==> flow/design.v <==
module stream_fifo #(
    parameter DATA_WIDTH = 32,
    parameter FIFO_LEN = 16
) (
    input logic ACLK,
    input logic ARESETn,
    input logic [DATA_WIDTH-1:0] data_i,
    input logic valid_i,
    output logic ready_o,
    output logic [DATA_WIDTH-1:0]  data_o,
    output logic valid_o,
    input logic ready_i
);
    localparam ADDR_WIDTH = $clog2(FIFO_LEN);
    logic [DATA_WIDTH-1:0] fifo_mem [FIFO_LEN];
    logic [ADDR_WIDTH-1:0] read_ptr, read_ptr_reg;
    logic [ADDR_WIDTH-1:0] write_ptr;
    logic [ADDR_WIDTH:0] count;
    assign data_o = fifo_mem[read_ptr];
    assign valid_o = (count > 0);
    assign ready_o = !(count == FIFO_LEN);
    always_ff @(posedge ACLK or negedge ARESETn) begin
        if (!ARESETn) begin
            read_ptr <= 0;
            write_ptr <= 0;
            count <= 0;
        end
        else begin
            if (valid_i && ready_o) begin
                write_ptr <= (write_ptr == (FIFO_LEN - 1)) ? 0 : write_ptr + 1;
            end
            if (valid_o && ready_i) begin
                read_ptr <= (read_ptr == (FIFO_LEN - 1)) ? 0 : read_ptr + 1;
            end
            if (valid_i && ready_o && !(valid_o && ready_i)) begin
                count <= count + 1;
            end
            else if (!(valid_i && ready_o) && (valid_o && ready_i)) begin
                count <= count - 1;
            end
        end
    end
    always @(posedge ACLK) begin
        if (valid_i && ready_o) begin
            fifo_mem[write_ptr] <= data_i;
        end
    end
endmodule
module algorithm_selector_XY #(
    parameter MAX_ROUTERS_X = 4,
    parameter MAX_ROUTERS_X_WIDTH
    = $clog2(MAX_ROUTERS_X),
    parameter MAX_ROUTERS_Y = 4,
    parameter MAX_ROUTERS_Y_WIDTH
    = $clog2(MAX_ROUTERS_Y),
    parameter ROUTER_X = 0,
    parameter ROUTER_Y = 0,
    parameter CHANNEL_NUMBER = 5
) (
    input  logic [MAX_ROUTERS_X_WIDTH-1:0] target_x_i,
    input  logic [MAX_ROUTERS_Y_WIDTH-1:0] target_y_i,
    output logic [CHANNEL_NUMBER-1:0]      selector_o
);
    assign selector_o[0] = ((target_x_i == ROUTER_X) && (target_y_i == ROUTER_Y));
    assign selector_o[1] = (target_y_i < ROUTER_Y);
    assign selector_o[2] = (target_x_i > ROUTER_X);
    assign selector_o[3] = (target_y_i > ROUTER_Y);
    assign selector_o[4] = (target_x_i < ROUTER_X);
endmodule
module arbiter #(
    parameter AXIS_DATA_WIDTH = 40,
    parameter ID_WIDTH = 4,
    parameter CHANNEL_NUMBER = 5,
    parameter CHANNEL_NUMBER_WIDTH
    = $clog2(CHANNEL_NUMBER),
    parameter MAX_ROUTERS_X = 4,
    parameter MAX_ROUTERS_X_WIDTH
    = $clog2(MAX_ROUTERS_X),
    parameter MAX_ROUTERS_Y = 4,
    parameter MAX_ROUTERS_Y_WIDTH
    = $clog2(MAX_ROUTERS_Y),
    parameter FLIT_WIDTH = AXIS_DATA_WIDTH + 2*(AXIS_DATA_WIDTH/8) + 1 + ID_WIDTH
) (
    input clk_i, rst_n_i,
    input  logic [CHANNEL_NUMBER*FLIT_WIDTH-1:0] in_data_i,
    input  logic [CHANNEL_NUMBER-1:0]            in_valid_i,
    output logic [CHANNEL_NUMBER-1:0]            in_ready_o,
    output logic [FLIT_WIDTH-1:0]                out_data_o,
    output logic                                 out_valid_o,
    input  logic                                 out_ready_i,
    output logic [CHANNEL_NUMBER_WIDTH-1:0] current_grant_o,
    output logic [MAX_ROUTERS_X_WIDTH-1:0] target_x_o,
    output logic [MAX_ROUTERS_Y_WIDTH-1:0] target_y_o
);
    localparam [ID_WIDTH-1:0] ROUTING_HEADER = '0;
    logic [MAX_ROUTERS_X_WIDTH-1:0] target_x_reg [CHANNEL_NUMBER];
    logic [MAX_ROUTERS_Y_WIDTH-1:0] target_y_reg [CHANNEL_NUMBER];
    logic [CHANNEL_NUMBER_WIDTH-1:0] next_grant;
    logic [CHANNEL_NUMBER_WIDTH-1:0] increment;
    logic [CHANNEL_NUMBER-1:0] valid_i;
    logic [CHANNEL_NUMBER*2 - 1:0] shifted_valid_i;
    logic [7:0] packages_left [CHANNEL_NUMBER];
    logic [ID_WIDTH-1:0] out_tid;
    logic [AXIS_DATA_WIDTH-1:0] out_tdata;
    logic out_is_header;
    assign out_tid   = out_data_o[ID_WIDTH-1:0];
    assign out_tdata = out_data_o[FLIT_WIDTH-1 -: AXIS_DATA_WIDTH];
    assign out_is_header = out_valid_o && (out_tid == ROUTING_HEADER);
    assign target_x_o = out_is_header ?
                        out_tdata[
                            MAX_ROUTERS_X_WIDTH+MAX_ROUTERS_Y_WIDTH-1:
                            MAX_ROUTERS_X_WIDTH
                        ] : target_x_reg[current_grant_o];
    assign target_y_o = out_is_header ?
                        out_tdata[
                            MAX_ROUTERS_X_WIDTH-1:0
                        ] : target_y_reg[current_grant_o];
    assign valid_i = in_valid_i;
    assign shifted_valid_i = {valid_i, valid_i} >> current_grant_o;
    always_ff @(posedge clk_i or negedge rst_n_i) begin
        if (!rst_n_i) begin
            current_grant_o <= '0;
            for (int i = 0; i < CHANNEL_NUMBER; i++) begin
                packages_left[i] <= '0;
                target_x_reg[i]  <= '0;
                target_y_reg[i]  <= '0;
            end
        end
        else begin
            if (out_is_header) begin
                packages_left[current_grant_o] <= out_tdata[
                    (MAX_ROUTERS_X_WIDTH+MAX_ROUTERS_Y_WIDTH) * 2
                    +8-1:
                    (MAX_ROUTERS_X_WIDTH+MAX_ROUTERS_Y_WIDTH) * 2
                ];
                target_y_reg[current_grant_o] <= out_tdata[
                    MAX_ROUTERS_X_WIDTH-1:0
                ];
                target_x_reg[current_grant_o] <= out_tdata[
                    MAX_ROUTERS_X_WIDTH+MAX_ROUTERS_Y_WIDTH-1:
                    MAX_ROUTERS_X_WIDTH
                ];
            end
            else begin
                packages_left[current_grant_o] <= packages_left[current_grant_o] - {7'd0, (in_ready_o[current_grant_o] & out_valid_o)};
            end
            if (!in_ready_o[current_grant_o] || !out_valid_o || (packages_left[current_grant_o] == 1 && out_valid_o && in_ready_o[current_grant_o])) begin
                current_grant_o <= next_grant;
            end
        end
    end
    always_comb begin
        next_grant = current_grant_o;
        increment = 0;
        for (int i = CHANNEL_NUMBER-1; i > 0; i--) begin
            if (shifted_valid_i[i]) begin
                increment = i;
            end
        end
        next_grant = ({29'd0, next_grant} + {29'd0, increment}) >= CHANNEL_NUMBER ?
        (next_grant + increment - CHANNEL_NUMBER):
        (next_grant + increment);
    end
    always_comb begin
        in_ready_o = '0;
        out_data_o  = in_data_i[current_grant_o*FLIT_WIDTH +: FLIT_WIDTH];
        out_valid_o = in_valid_i[current_grant_o];
        in_ready_o[current_grant_o] = out_ready_i;
    end
endmodule
module algorithm #(
    parameter AXIS_DATA_WIDTH = 40,
    parameter ID_WIDTH = 4,
    parameter CHANNEL_NUMBER = 5,
    parameter CHANNEL_NUMBER_WIDTH
    = $clog2(CHANNEL_NUMBER),
    parameter MAX_ROUTERS_X = 4,
    parameter MAX_ROUTERS_X_WIDTH
    = $clog2(MAX_ROUTERS_X),
    parameter MAX_ROUTERS_Y = 4,
    parameter MAX_ROUTERS_Y_WIDTH
    = $clog2(MAX_ROUTERS_Y),
    parameter ROUTER_X = 0,
    parameter ROUTER_Y = 0,
    parameter FLIT_WIDTH = AXIS_DATA_WIDTH + 2*(AXIS_DATA_WIDTH/8) + 1 + ID_WIDTH
) (
    input clk_i, rst_n_i,
    input  logic [FLIT_WIDTH-1:0]                in_data_i,
    input  logic                                 in_valid_i,
    output logic                                 in_ready_o,
    output logic [CHANNEL_NUMBER*FLIT_WIDTH-1:0] out_data_o,
    output logic [CHANNEL_NUMBER-1:0]            out_valid_o,
    input  logic [CHANNEL_NUMBER-1:0]            out_ready_i,
    input logic [MAX_ROUTERS_X_WIDTH-1:0] target_x_i,
    input logic [MAX_ROUTERS_Y_WIDTH-1:0] target_y_i
);
    localparam [ID_WIDTH-1:0] ROUTING_HEADER = '0;
    logic [CHANNEL_NUMBER_WIDTH-1:0] ctrl;
    logic [CHANNEL_NUMBER-1:0] selector;
    logic [CHANNEL_NUMBER-1:0] busy;
    logic [CHANNEL_NUMBER-1:0] busy_next;
    logic in_is_header;
    logic in_tlast;
    logic pass;
    assign in_is_header = (in_data_i[ID_WIDTH-1:0] == ROUTING_HEADER);
    assign in_tlast     = in_data_i[ID_WIDTH];
    algorithm_selector_XY #(
       .MAX_ROUTERS_X(MAX_ROUTERS_X),
       .MAX_ROUTERS_Y(MAX_ROUTERS_Y),
       .ROUTER_X(ROUTER_X),
       .ROUTER_Y(ROUTER_Y),
       .CHANNEL_NUMBER(CHANNEL_NUMBER)
    ) algorithm_selector (
        .target_x_i(target_x_i),
        .target_y_i(target_y_i),
        .selector_o(selector)
    );
    always_comb begin
        ctrl = '0;
        for (int i = 0; i < CHANNEL_NUMBER; i++) begin
            if(selector[CHANNEL_NUMBER - 1 - i]) begin
                ctrl = CHANNEL_NUMBER - 1 - i;
            end
        end
    end
    assign pass = !in_is_header || !busy[ctrl];
    always_comb begin
        out_data_o  = '0;
        out_valid_o = '0;
        in_ready_o  = pass ? out_ready_i[ctrl] : 1'b0;
        out_data_o[ctrl*FLIT_WIDTH +: FLIT_WIDTH] = pass ? in_data_i : '0;
        out_valid_o[ctrl] = pass ? in_valid_i : 1'b0;
    end
    always_ff @(posedge clk_i or negedge rst_n_i) begin
        if(!rst_n_i) begin
            busy <= '0;
        end else begin
            busy <= busy_next;
        end
    end
    always_comb begin
        busy_next = busy;
        if (in_valid_i && in_is_header) begin
            busy_next[ctrl] = out_ready_i[ctrl] ? 1'b1 : busy[ctrl];
        end
        else if (in_valid_i) begin
            if (in_tlast && out_ready_i[ctrl]) begin
                busy_next[ctrl] = 1'b0;
            end
        end
    end
endmodule
module router #(
    parameter AXIS_DATA_WIDTH = 40,
    parameter ID_WIDTH = 4,
    parameter CHANNEL_NUMBER = 5,
    parameter BUFFER_LENGTH = 8,
    parameter MAX_ROUTERS_X = 4,
    parameter MAX_ROUTERS_X_WIDTH
    = $clog2(MAX_ROUTERS_X),
    parameter MAX_ROUTERS_Y = 4,
    parameter MAX_ROUTERS_Y_WIDTH
    = $clog2(MAX_ROUTERS_Y),
    parameter ROUTER_X = 1,
    parameter ROUTER_Y = 2,
    parameter STRB_WIDTH = AXIS_DATA_WIDTH/8
)(
    input  clk_i, rst_n_i,
    input  logic [CHANNEL_NUMBER*AXIS_DATA_WIDTH-1:0] in_tdata_i,
    input  logic [CHANNEL_NUMBER*STRB_WIDTH-1:0]      in_tstrb_i,
    input  logic [CHANNEL_NUMBER*STRB_WIDTH-1:0]      in_tkeep_i,
    input  logic [CHANNEL_NUMBER-1:0]                 in_tlast_i,
    input  logic [CHANNEL_NUMBER*ID_WIDTH-1:0]        in_tid_i,
    input  logic [CHANNEL_NUMBER-1:0]                 in_tvalid_i,
    output logic [CHANNEL_NUMBER-1:0]                 in_tready_o,
    output logic [CHANNEL_NUMBER*AXIS_DATA_WIDTH-1:0] out_tdata_o,
    output logic [CHANNEL_NUMBER*STRB_WIDTH-1:0]      out_tstrb_o,
    output logic [CHANNEL_NUMBER*STRB_WIDTH-1:0]      out_tkeep_o,
    output logic [CHANNEL_NUMBER-1:0]                 out_tlast_o,
    output logic [CHANNEL_NUMBER*ID_WIDTH-1:0]        out_tid_o,
    output logic [CHANNEL_NUMBER-1:0]                 out_tvalid_o,
    input  logic [CHANNEL_NUMBER-1:0]                 out_tready_i
);
    localparam FLIT_WIDTH = AXIS_DATA_WIDTH + 2*STRB_WIDTH + 1 + ID_WIDTH;
    logic [CHANNEL_NUMBER*FLIT_WIDTH-1:0] in_flit;
    logic [CHANNEL_NUMBER*FLIT_WIDTH-1:0] queue_o_data;
    logic [CHANNEL_NUMBER-1:0]            queue_o_valid;
    logic [CHANNEL_NUMBER-1:0]            queue_o_ready;
    logic [FLIT_WIDTH-1:0] arbiter_o_data;
    logic                  arbiter_o_valid;
    logic                  arbiter_o_ready;
    logic [CHANNEL_NUMBER*FLIT_WIDTH-1:0] out_flit;
    logic [MAX_ROUTERS_X_WIDTH-1:0] target_x;
    logic [MAX_ROUTERS_Y_WIDTH-1:0] target_y;
    generate
        genvar i;
        for (i = 0; i < CHANNEL_NUMBER; i++) begin : gen_fifos
            assign in_flit[i*FLIT_WIDTH +: FLIT_WIDTH] = {
                in_tdata_i[i*AXIS_DATA_WIDTH +: AXIS_DATA_WIDTH],
                in_tstrb_i[i*STRB_WIDTH +: STRB_WIDTH],
                in_tkeep_i[i*STRB_WIDTH +: STRB_WIDTH],
                in_tlast_i[i],
                in_tid_i[i*ID_WIDTH +: ID_WIDTH]
            };
            assign {
                out_tdata_o[i*AXIS_DATA_WIDTH +: AXIS_DATA_WIDTH],
                out_tstrb_o[i*STRB_WIDTH +: STRB_WIDTH],
                out_tkeep_o[i*STRB_WIDTH +: STRB_WIDTH],
                out_tlast_o[i],
                out_tid_o[i*ID_WIDTH +: ID_WIDTH]
            } = out_flit[i*FLIT_WIDTH +: FLIT_WIDTH];
            stream_fifo #(
                .DATA_WIDTH(FLIT_WIDTH),
                .FIFO_LEN(BUFFER_LENGTH)
            ) q (
                .ACLK(clk_i),
                .ARESETn(rst_n_i),
                .data_i(in_flit[i*FLIT_WIDTH +: FLIT_WIDTH]),
                .valid_i(in_tvalid_i[i]),
                .ready_o(in_tready_o[i]),
                .data_o(queue_o_data[i*FLIT_WIDTH +: FLIT_WIDTH]),
                .valid_o(queue_o_valid[i]),
                .ready_i(queue_o_ready[i])
            );
        end
    endgenerate
    arbiter #(
        .AXIS_DATA_WIDTH(AXIS_DATA_WIDTH),
        .ID_WIDTH(ID_WIDTH),
        .CHANNEL_NUMBER(CHANNEL_NUMBER),
        .MAX_ROUTERS_X(MAX_ROUTERS_X),
        .MAX_ROUTERS_Y(MAX_ROUTERS_Y)
    ) arb (
        .clk_i(clk_i), .rst_n_i(rst_n_i),
        .in_data_i(queue_o_data),
        .in_valid_i(queue_o_valid),
        .in_ready_o(queue_o_ready),
        .out_data_o(arbiter_o_data),
        .out_valid_o(arbiter_o_valid),
        .out_ready_i(arbiter_o_ready),
        .current_grant_o(),
        .target_x_o(target_x),
        .target_y_o(target_y)
    );
    algorithm #(
        .AXIS_DATA_WIDTH(AXIS_DATA_WIDTH),
        .ID_WIDTH(ID_WIDTH),
        .CHANNEL_NUMBER(CHANNEL_NUMBER),
        .MAX_ROUTERS_X(MAX_ROUTERS_X),
        .MAX_ROUTERS_Y(MAX_ROUTERS_Y),
        .ROUTER_X(ROUTER_X),
        .ROUTER_Y(ROUTER_Y)
    ) alg (
        .clk_i(clk_i), .rst_n_i(rst_n_i),
        .in_data_i(arbiter_o_data),
        .in_valid_i(arbiter_o_valid),
        .in_ready_o(arbiter_o_ready),
        .out_data_o(out_flit),
        .out_valid_o(out_tvalid_o),
        .out_ready_i(out_tready_i),
        .target_x_i(target_x),
        .target_y_i(target_y)
    );
endmodule
## Reports on router

Module router before and after one edit of its RTL, step after step.
Lines under "before" count in the file above, lines under "after" in the edited file.
"difference": "after" minus "before" as printed here.
Cell names lack the library's common part.
A cell with -- has no value.

| design | value |
|---|---|
| top module | router |
| clock port | clk_i |
| cell library | sky130hd |
| timing corner | tt_025C_1v80 |

## Diff

Unified diff, file above to edited file.
A script made this edit. It changes what the design does and was not meant as an optimisation.

```diff
@@ -20,11 +20,6 @@
     assign valid_o = (count > 0);
     assign ready_o = !(count == FIFO_LEN);
-    always_ff @(posedge ACLK or negedge ARESETn) begin
-        if (!ARESETn) begin
-            read_ptr <= 0;
-            write_ptr <= 0;
-            count <= 0;
-        end
-        else begin
+    always_ff @(posedge ACLK) begin
+        begin
             if (valid_i && ready_o) begin
                 write_ptr <= (write_ptr == (FIFO_LEN - 1)) ? 0 : write_ptr + 1;
```

## Word level

Yosys after proc, flatten, opt, wreduce and memory -nomap, before mapping. Print and check cells are not counted.
Yosys's memory passes give these memory sizes; they may raise the number of words (mostly to a power of two), join words into wider ones and drop unused or constant bits.

Bit counts:

| element | before | after | difference |
|---|---|---|---|
| cells after elaboration | 250 | 250 | 0 |
| bits of input ports | 287 | 287 | 0 |
| memory bits (writable) | 2200 | 2200 | 0 |
| memory cells | 5 | 5 | 0 |
| register bits | 118 | 118 | 0 |
| word width x clocked read ports | 0 | 275 | +275 |

Memory list:

| element | before | after |
|---|---|---|
| shape (words x width / read and write ports) | gen_fifos[0].q.fifo_mem 8x55 r1 w1; gen_fifos[1].q.fifo_mem 8x55 r1 w1; gen_fifos[2].q.fifo_mem 8x55 r1 w1; gen_fifos[3].q.fifo_mem 8x55 r1 w1; gen_fifos[4].q.fifo_mem 8x55 r1 w1 | gen_fifos[0].q.fifo_mem 8x55 r1 w1; gen_fifos[1].q.fifo_mem 8x55 r1 w1; gen_fifos[2].q.fifo_mem 8x55 r1 w1; gen_fifos[3].q.fifo_mem 8x55 r1 w1; gen_fifos[4].q.fifo_mem 8x55 r1 w1 |

Operators by class:

| element | before | after | difference |
|---|---|---|---|
| reductions and logical operators | 62 | 62 | 0 |
| bitwise operators | 5 | 5 | 0 |
| equality and inequality tests | 22 | 22 | 0 |
| shift-type cells | 12 | 12 | 0 |
| $lt $le $gt $ge | 10 | 10 | 0 |
| multiplexer cells | 73 | 73 | 0 |
| $add $sub $neg | 27 | 27 | 0 |
| $mul | 2 | 2 | 0 |

Unchanged operator kinds not shown: 49.

## Longest topological paths

Yosys ltp: most cells in a row. Word level: on the elaborated netlist, between registers, memories and ports. Mapped: between sequential cells and ports; inverters and the memories' decode and read muxes count.

Depth:

| element | before | after | difference |
|---|---|---|---|
| word-level depth | 21 | 21 | 0 |
| ABC_AREA | 0 | 0 | -- |
| gate-level depth with buffers | 26 | 25 | -1 |
| depth with buffers taken out | 21 | 20 | -1 |

## After synthesis

Source: synth_stat.txt of the flow (Yosys; design flattened, memories mapped). It holds for the ABC_AREA given above (unset counts as 0); a run with the other value may have another netlist.

Mapped netlist:

| element | before | after | difference |
|---|---|---|---|
| sequential part of the area (sq mm) | 0.0690162 | 0.0695667 | +0.0005505 |
| flip-flops | 2318 | 2333 | +15 |
| mapped area (sq mm) | 0.0924875 | 0.0927502 | +0.0002627 |
| standard cells after synthesis | 4581 | 4679 | +98 |

Cells by type:

| type | before | after | difference |
|---|---|---|---|
| edfxtp_1 | 2200 | 2250 | +50 |
| dfrtp_1 | 118 | 68 | -50 |
| a21oi_1 | 57 | 105 | +48 |
| nor2b_1 | 22 | 63 | +41 |
| nor2_1 | 345 | 377 | +32 |
| mux4_2 | 563 | 534 | -29 |
| a211oi_1 | 11 | 36 | +25 |
| mux2_2 | 48 | 29 | -19 |
| nand2_1 | 162 | 144 | -18 |
| buf_2 | 30 | 48 | +18 |
| dfxtp_1 | 0 | 15 | +15 |
| o21ai_0 | 54 | 67 | +13 |
| mux2i_1 | 311 | 300 | -11 |
| inv_1 | 38 | 48 | +10 |
| nor4_1 | 15 | 5 | -10 |
| nand2b_1 | 23 | 32 | +9 |
| nor2_4 | 9 | 0 | -9 |
| nor3_1 | 36 | 29 | -7 |

Unchanged cell types not shown: 13.
Not every row of either side is listed.
By module: a second synthesis without flattening, with its own total; a netlist apart from the flattened one above.

Second synthesis, totals:

| element | before | after | difference |
|---|---|---|---|
| cells (unflattened synthesis) | 4592 | 4537 | -55 |
| area total of the unflattened synthesis (sq mm) | 0.0947484 | 0.0947797 | +0.0000313 |

Each row is one instance without its submodules.

Modules, before:

| module | cells | area (sq mm) | times used |
|---|---|---|---|
| stream_fifo | 702 | 0.0171727 | 5 |
| arbiter | 675 | 0.0059394 | 1 |
| algorithm | 402 | 0.0029153 | 1 |
| algorithm_selector_XY | 5 | 0.00003 | 1 |
| router | 0 | 0 | 1 |

Modules, after:

| module | cells | area (sq mm) | times used |
|---|---|---|---|
| stream_fifo | 691 | 0.017179 | 5 |
| arbiter | 675 | 0.0059394 | 1 |
| algorithm | 402 | 0.0029153 | 1 |
| algorithm_selector_XY | 5 | 0.00003 | 1 |
| router | 0 | 0 | 1 |

## Path before layout

Path of least setup slack by OpenSTA after synthesis, without wires, with an ideal clock, recovery checks aside; 20% of the period is set as input and as output delay. Where synthesis merged equal registers, the netlist keeps one of their names.

Path post-synthesis:

| element | before | after | difference |
|---|---|---|---|
| path kind | in2reg | reg2out | -- |
| start point | input in_tvalid_i[4] | register arb.current_grant_o[1] | -- |
| end point | memory gen_fifos[4].q.fifo_mem[0][0] | output out_tdata_o[103] | -- |
| data arrival time (ns) | 6.880 | 4.990 | -1.890 |
| external input delay (ns) | 1.500 | -- | -- |
| slack (ns) | 0.016 | 1.010 | +0.994 |
| clock period (ns) | 7.5 | 7.5 | 0.0 |
| data required time (ns) | 6.896 | 6.000 | -0.896 |
| path buffers | 0 | 6 | +6 |
| stages on the path | 2 | 21 | +19 |
| output delay (ns) | -- | 1.500 | -- |
| path delay (ns) | 5.984 | 4.990 | -0.994 |
| time at the first pin (ns) | 1.500 | 0.000 | -1.500 |
| synthesis period reached (ns) | 7.484 | 6.49 | -0.994 |

"path delay" = arrival - input delay + setup time.
A path that ends at an output port has no setup time.
"stages on the path": output pins that drive a net of the path, with the launching flip-flop's if there is one; two outputs of one cell count as two.
"synthesis period reached" is the clock period less the worst setup slack; recovery checks do not enter. This is arithmetic on one report: input and output delays are still those of the set period (20% each).
The rows between start and end are the longest chain of elaborated cells between them; the timing report does not say that the signal goes this way. Where chains are equally long, one stands for them.
Each line given opens the expression or statement behind the cell; cells for indexed reads and writes are added by Yosys, which also makes memories of some case tables.
before: Only ways into the end's enable, where the timed path ends, are counted here.

| between the ends, post-synthesis, before | value |
|---|---|
| cells stage by stage | nand2_1 -> nor4_1 |
| length of the longest elaborated chain | 2 |
| elaborated cells between the ends (all ways) | 3 |

RTL lines, path post-synthesis, before:

| element | RTL line | RTL |
|---|---|---|
| from (decl) | 274 | `input  logic [CHANNEL_NUMBER-1:0]                 in_tvalid_i,` |
| logical AND 1 bit | 44 | `if (valid_i && ready_o) begin` |
| two-way mux 3 bit | 44 |  |
| to (decl) | 15 | `logic [DATA_WIDTH-1:0] fifo_mem [FIFO_LEN];` |

| between the ends, post-synthesis, after | value |
|---|---|
| cells stage by stage | dfrtp_1 -> clkbuf_1 -> clkinv_1 -> buf_1 -> clkbuf_1 -> ha_1 -> or4_1 -> o21ai_0 -> clkbuf_1 -> nand2_1 -> o21a_1 -> or3b_2 -> nand2_1 -> inv_1 -> ha_1 -> xnor2_1 -> nor3b_1 -> nand2_1 -> buf_2 -> buf_2 -> nor2_1 |
| length of the longest elaborated chain | 16 |
| elaborated cells between the ends (all ways) | 34 |

RTL lines, path post-synthesis, after:

| element | RTL line | RTL |
|---|---|---|
| from (decl) | 86 | `output logic [CHANNEL_NUMBER_WIDTH-1:0] current_grant_o,` |
| from (assign) | 117 | `current_grant_o <= '0;` |
| from (assign) | 143 | `current_grant_o <= next_grant;` |
| multiplier 3 x 6 -> 9 bit | 161 | `out_data_o  = in_data_i[current_grant_o*FLIT_WIDTH +: FLIT_WIDTH];` |
| indexed select 275 x 32 -> 55 bit | 161 |  |
| zero test 4 bit | 103 | `assign out_is_header = out_valid_o && (out_tid == ROUTING_HEADER);` |
| logical AND 1 bit | 103 |  |
| two-way mux 2 bit | 104 |  |
| < comparator 2 x 1 -> 1 bit | 63 |  |
| two-way mux 3 bit (5 in a row) | 216 | `if(selector[CHANNEL_NUMBER - 1 - i]) begin` |
| indexed select 5 x 3 -> 1 bit | 221 | `assign pass = !in_is_header \|\| !busy[ctrl];` |
| zero test 1 bit | 221 |  |
| logical OR 1 bit | 221 |  |
| two-way mux 55 bit | 226 | `out_data_o[ctrl*FLIT_WIDTH +: FLIT_WIDTH] = pass ? in_data_i : '0;` |
| variable shift 55 x 33 -> 275 bit | 226 |  |
| to (decl) | 271 | `output logic [CHANNEL_NUMBER*AXIS_DATA_WIDTH-1:0] out_tdata_o,` |

## Worst path after layout

From the final timing report of the runs of pair 1: the path of least setup slack in the routed layout; clock arrival at registers is part of the times.

Path post-layout:

| element | before | after | difference |
|---|---|---|---|
| path kind | reg2out | reg2out | -- |
| start point | register gen_fifos[0].q.read_ptr[0] | register (no name shown) | -- |
| end point | output out_tdata_o[98] | output out_tdata_o[125] | -- |
| data arrival time (ns) | 5.93 | 5.92 | -0.01 |
| data required time (ns) | 6.00 | 6.00 | 0.00 |
| stages on the path | 17 | 12 | -5 |
| clock period (ns) | 7.5 | 7.5 | 0.0 |
| output delay (ns) | 1.50 | 1.50 | 0.00 |
| time at the first pin (ns) | 0.88 | 0.87 | -0.01 |
| path buffers | 5 | 4 | -1 |
| slack (ns) | 0.07 | 0.08 | +0.01 |

The rows between start and end are the longest chain of elaborated cells between them; the timing report does not say that the signal goes this way. Where chains are equally long, one stands for them.
The chain passes a memory read, where the word-level depth is cut; so it can be longer than that depth.

| between the ends, post-layout, before | value |
|---|---|
| cells stage by stage | dfrtp_4 -> buf_2 -> buf_4 -> mux4_2 -> o22ai_1 -> a311oi_2 -> a31o_2 -> inv_1 -> buf_4 -> nor2_1 -> mux2i_2 -> ha_1 -> mux2_4 -> or3_2 -> buf_8 -> nor2_4 -> clkdlybuf4s50_1 |
| length of the longest elaborated chain | 16 |
| elaborated cells between the ends (all ways) | 26 |

RTL lines, path post-layout, before:

| element | RTL line | RTL |
|---|---|---|
| from (decl) | 16 | `logic [ADDR_WIDTH-1:0] read_ptr, read_ptr_reg;` |
| from (assign) | 24 | `read_ptr <= 0;` |
| from (assign) | 33 | `read_ptr <= (read_ptr == (FIFO_LEN - 1)) ? 0 : read_ptr + 1;` |
| memory (8 x 55 bit) | 15 | `logic [DATA_WIDTH-1:0] fifo_mem [FIFO_LEN];` |
| indexed select 275 x 32 -> 55 bit | 166 | `out_data_o  = in_data_i[current_grant_o*FLIT_WIDTH +: FLIT_WIDTH];` |
| zero test 4 bit | 108 | `assign out_is_header = out_valid_o && (out_tid == ROUTING_HEADER);` |
| logical AND 1 bit | 108 |  |
| two-way mux 2 bit | 109 |  |
| < comparator 2 x 1 -> 1 bit | 68 |  |
| two-way mux 3 bit (5 in a row) | 221 | `if(selector[CHANNEL_NUMBER - 1 - i]) begin` |
| indexed select 5 x 3 -> 1 bit | 226 | `assign pass = !in_is_header \|\| !busy[ctrl];` |
| zero test 1 bit | 226 |  |
| logical OR 1 bit | 226 |  |
| two-way mux 55 bit | 231 | `out_data_o[ctrl*FLIT_WIDTH +: FLIT_WIDTH] = pass ? in_data_i : '0;` |
| variable shift 55 x 33 -> 275 bit | 231 |  |
| to (decl) | 276 | `output logic [CHANNEL_NUMBER*AXIS_DATA_WIDTH-1:0] out_tdata_o,` |

| between the ends, post-layout, after | value |
|---|---|
| cells stage by stage | dfxtp_4 -> buf_8 -> buf_4 -> buf_4 -> mux4_2 -> mux2i_1 -> o22ai_1 -> a21oi_1 -> o22ai_1 -> nand2_1 -> nor2_1 -> clkdlybuf4s50_1 |

RTL lines, path post-layout, after:

| element | RTL line | RTL |
|---|---|---|
| to (decl) | 271 | `output logic [CHANNEL_NUMBER*AXIS_DATA_WIDTH-1:0] out_tdata_o,` |

after: Chain of elaborated cells between the ends: none given.

## Layout results

Both versions went through the flow (Yosys, OpenROAD) with the same settings in each pair. Constraints: input delay and output delay 20% of the set period each, output load 0.01 pF.

| flow settings, pair 1 | value |
|---|---|
| CORE_UTILIZATION | 45 |
| PLACE_DENSITY | 0.6 |
| period_ns | 7.5 |
| CAP_MARGIN | 20 |
| CORE_MARGIN | 2 |
| SLEW_MARGIN | 20 |

Results, pair 1:

| element | before | after | difference |
|---|---|---|---|
| worst hold slack (ns) | 0.479 | 0.465 | -0.014 |
| cell area after synthesis (sq mm) | 0.0924875 | 0.0927502 | +0.0002627 |
| setup slack of the worst path (ns) | 0.071 | 0.079 | +0.008 |
| area inside the die boundary (sq mm) | 0.209169 | 0.209759 | +0.000590 |
| post-route utilization (%) | 54.1 | 53.7 | -0.4 |
| period reached (ns) | 7.429 | 7.421 | -0.008 |
| total design power (mW) | 49.575 | 47.708 | -1.867 |
| setup total negative slack (ns) | 0.000 | 0.000 | 0.000 |

| flow settings, pair 2 | value |
|---|---|
| CORE_UTILIZATION | 66 |
| CTS_CLUSTER_DIAMETER | 123 |
| CTS_CLUSTER_SIZE | 63 |
| GPL_ROUTABILITY_DRIVEN | 0 |
| GPL_TIMING_DRIVEN | 0 |
| SETUP_SLACK_MARGIN | 1.83 |
| SLEW_MARGIN | 35 |
| TNS_END_PERCENT | 70 |
| period_ns | 8.6 |
| CAP_MARGIN | 20 |
| CORE_MARGIN | 2 |

Results, pair 2:

| element | before | after | difference |
|---|---|---|---|
| worst hold slack (ns) | 0.512 | 0.513 | +0.001 |
| cell area after synthesis (sq mm) | 0.0924875 | 0.0927502 | +0.0002627 |
| setup slack of the worst path (ns) | 1.551 | 1.356 | -0.195 |
| area inside the die boundary (sq mm) | 0.143141 | 0.143546 | +0.000405 |
| post-route utilization (%) | 78.4 | 79.3 | +0.9 |
| period reached (ns) | 7.049 | 7.244 | +0.195 |
| total design power (mW) | 41.011 | 42.519 | +1.508 |
| setup total negative slack (ns) | 0.000 | 0.000 | 0.000 |

"period reached" = clock period - worst setup slack. The figure is calculated, with input and output delays left at 20% of the set period.
"total design power": no workload was simulated; the value follows from the tool's default switching activity.
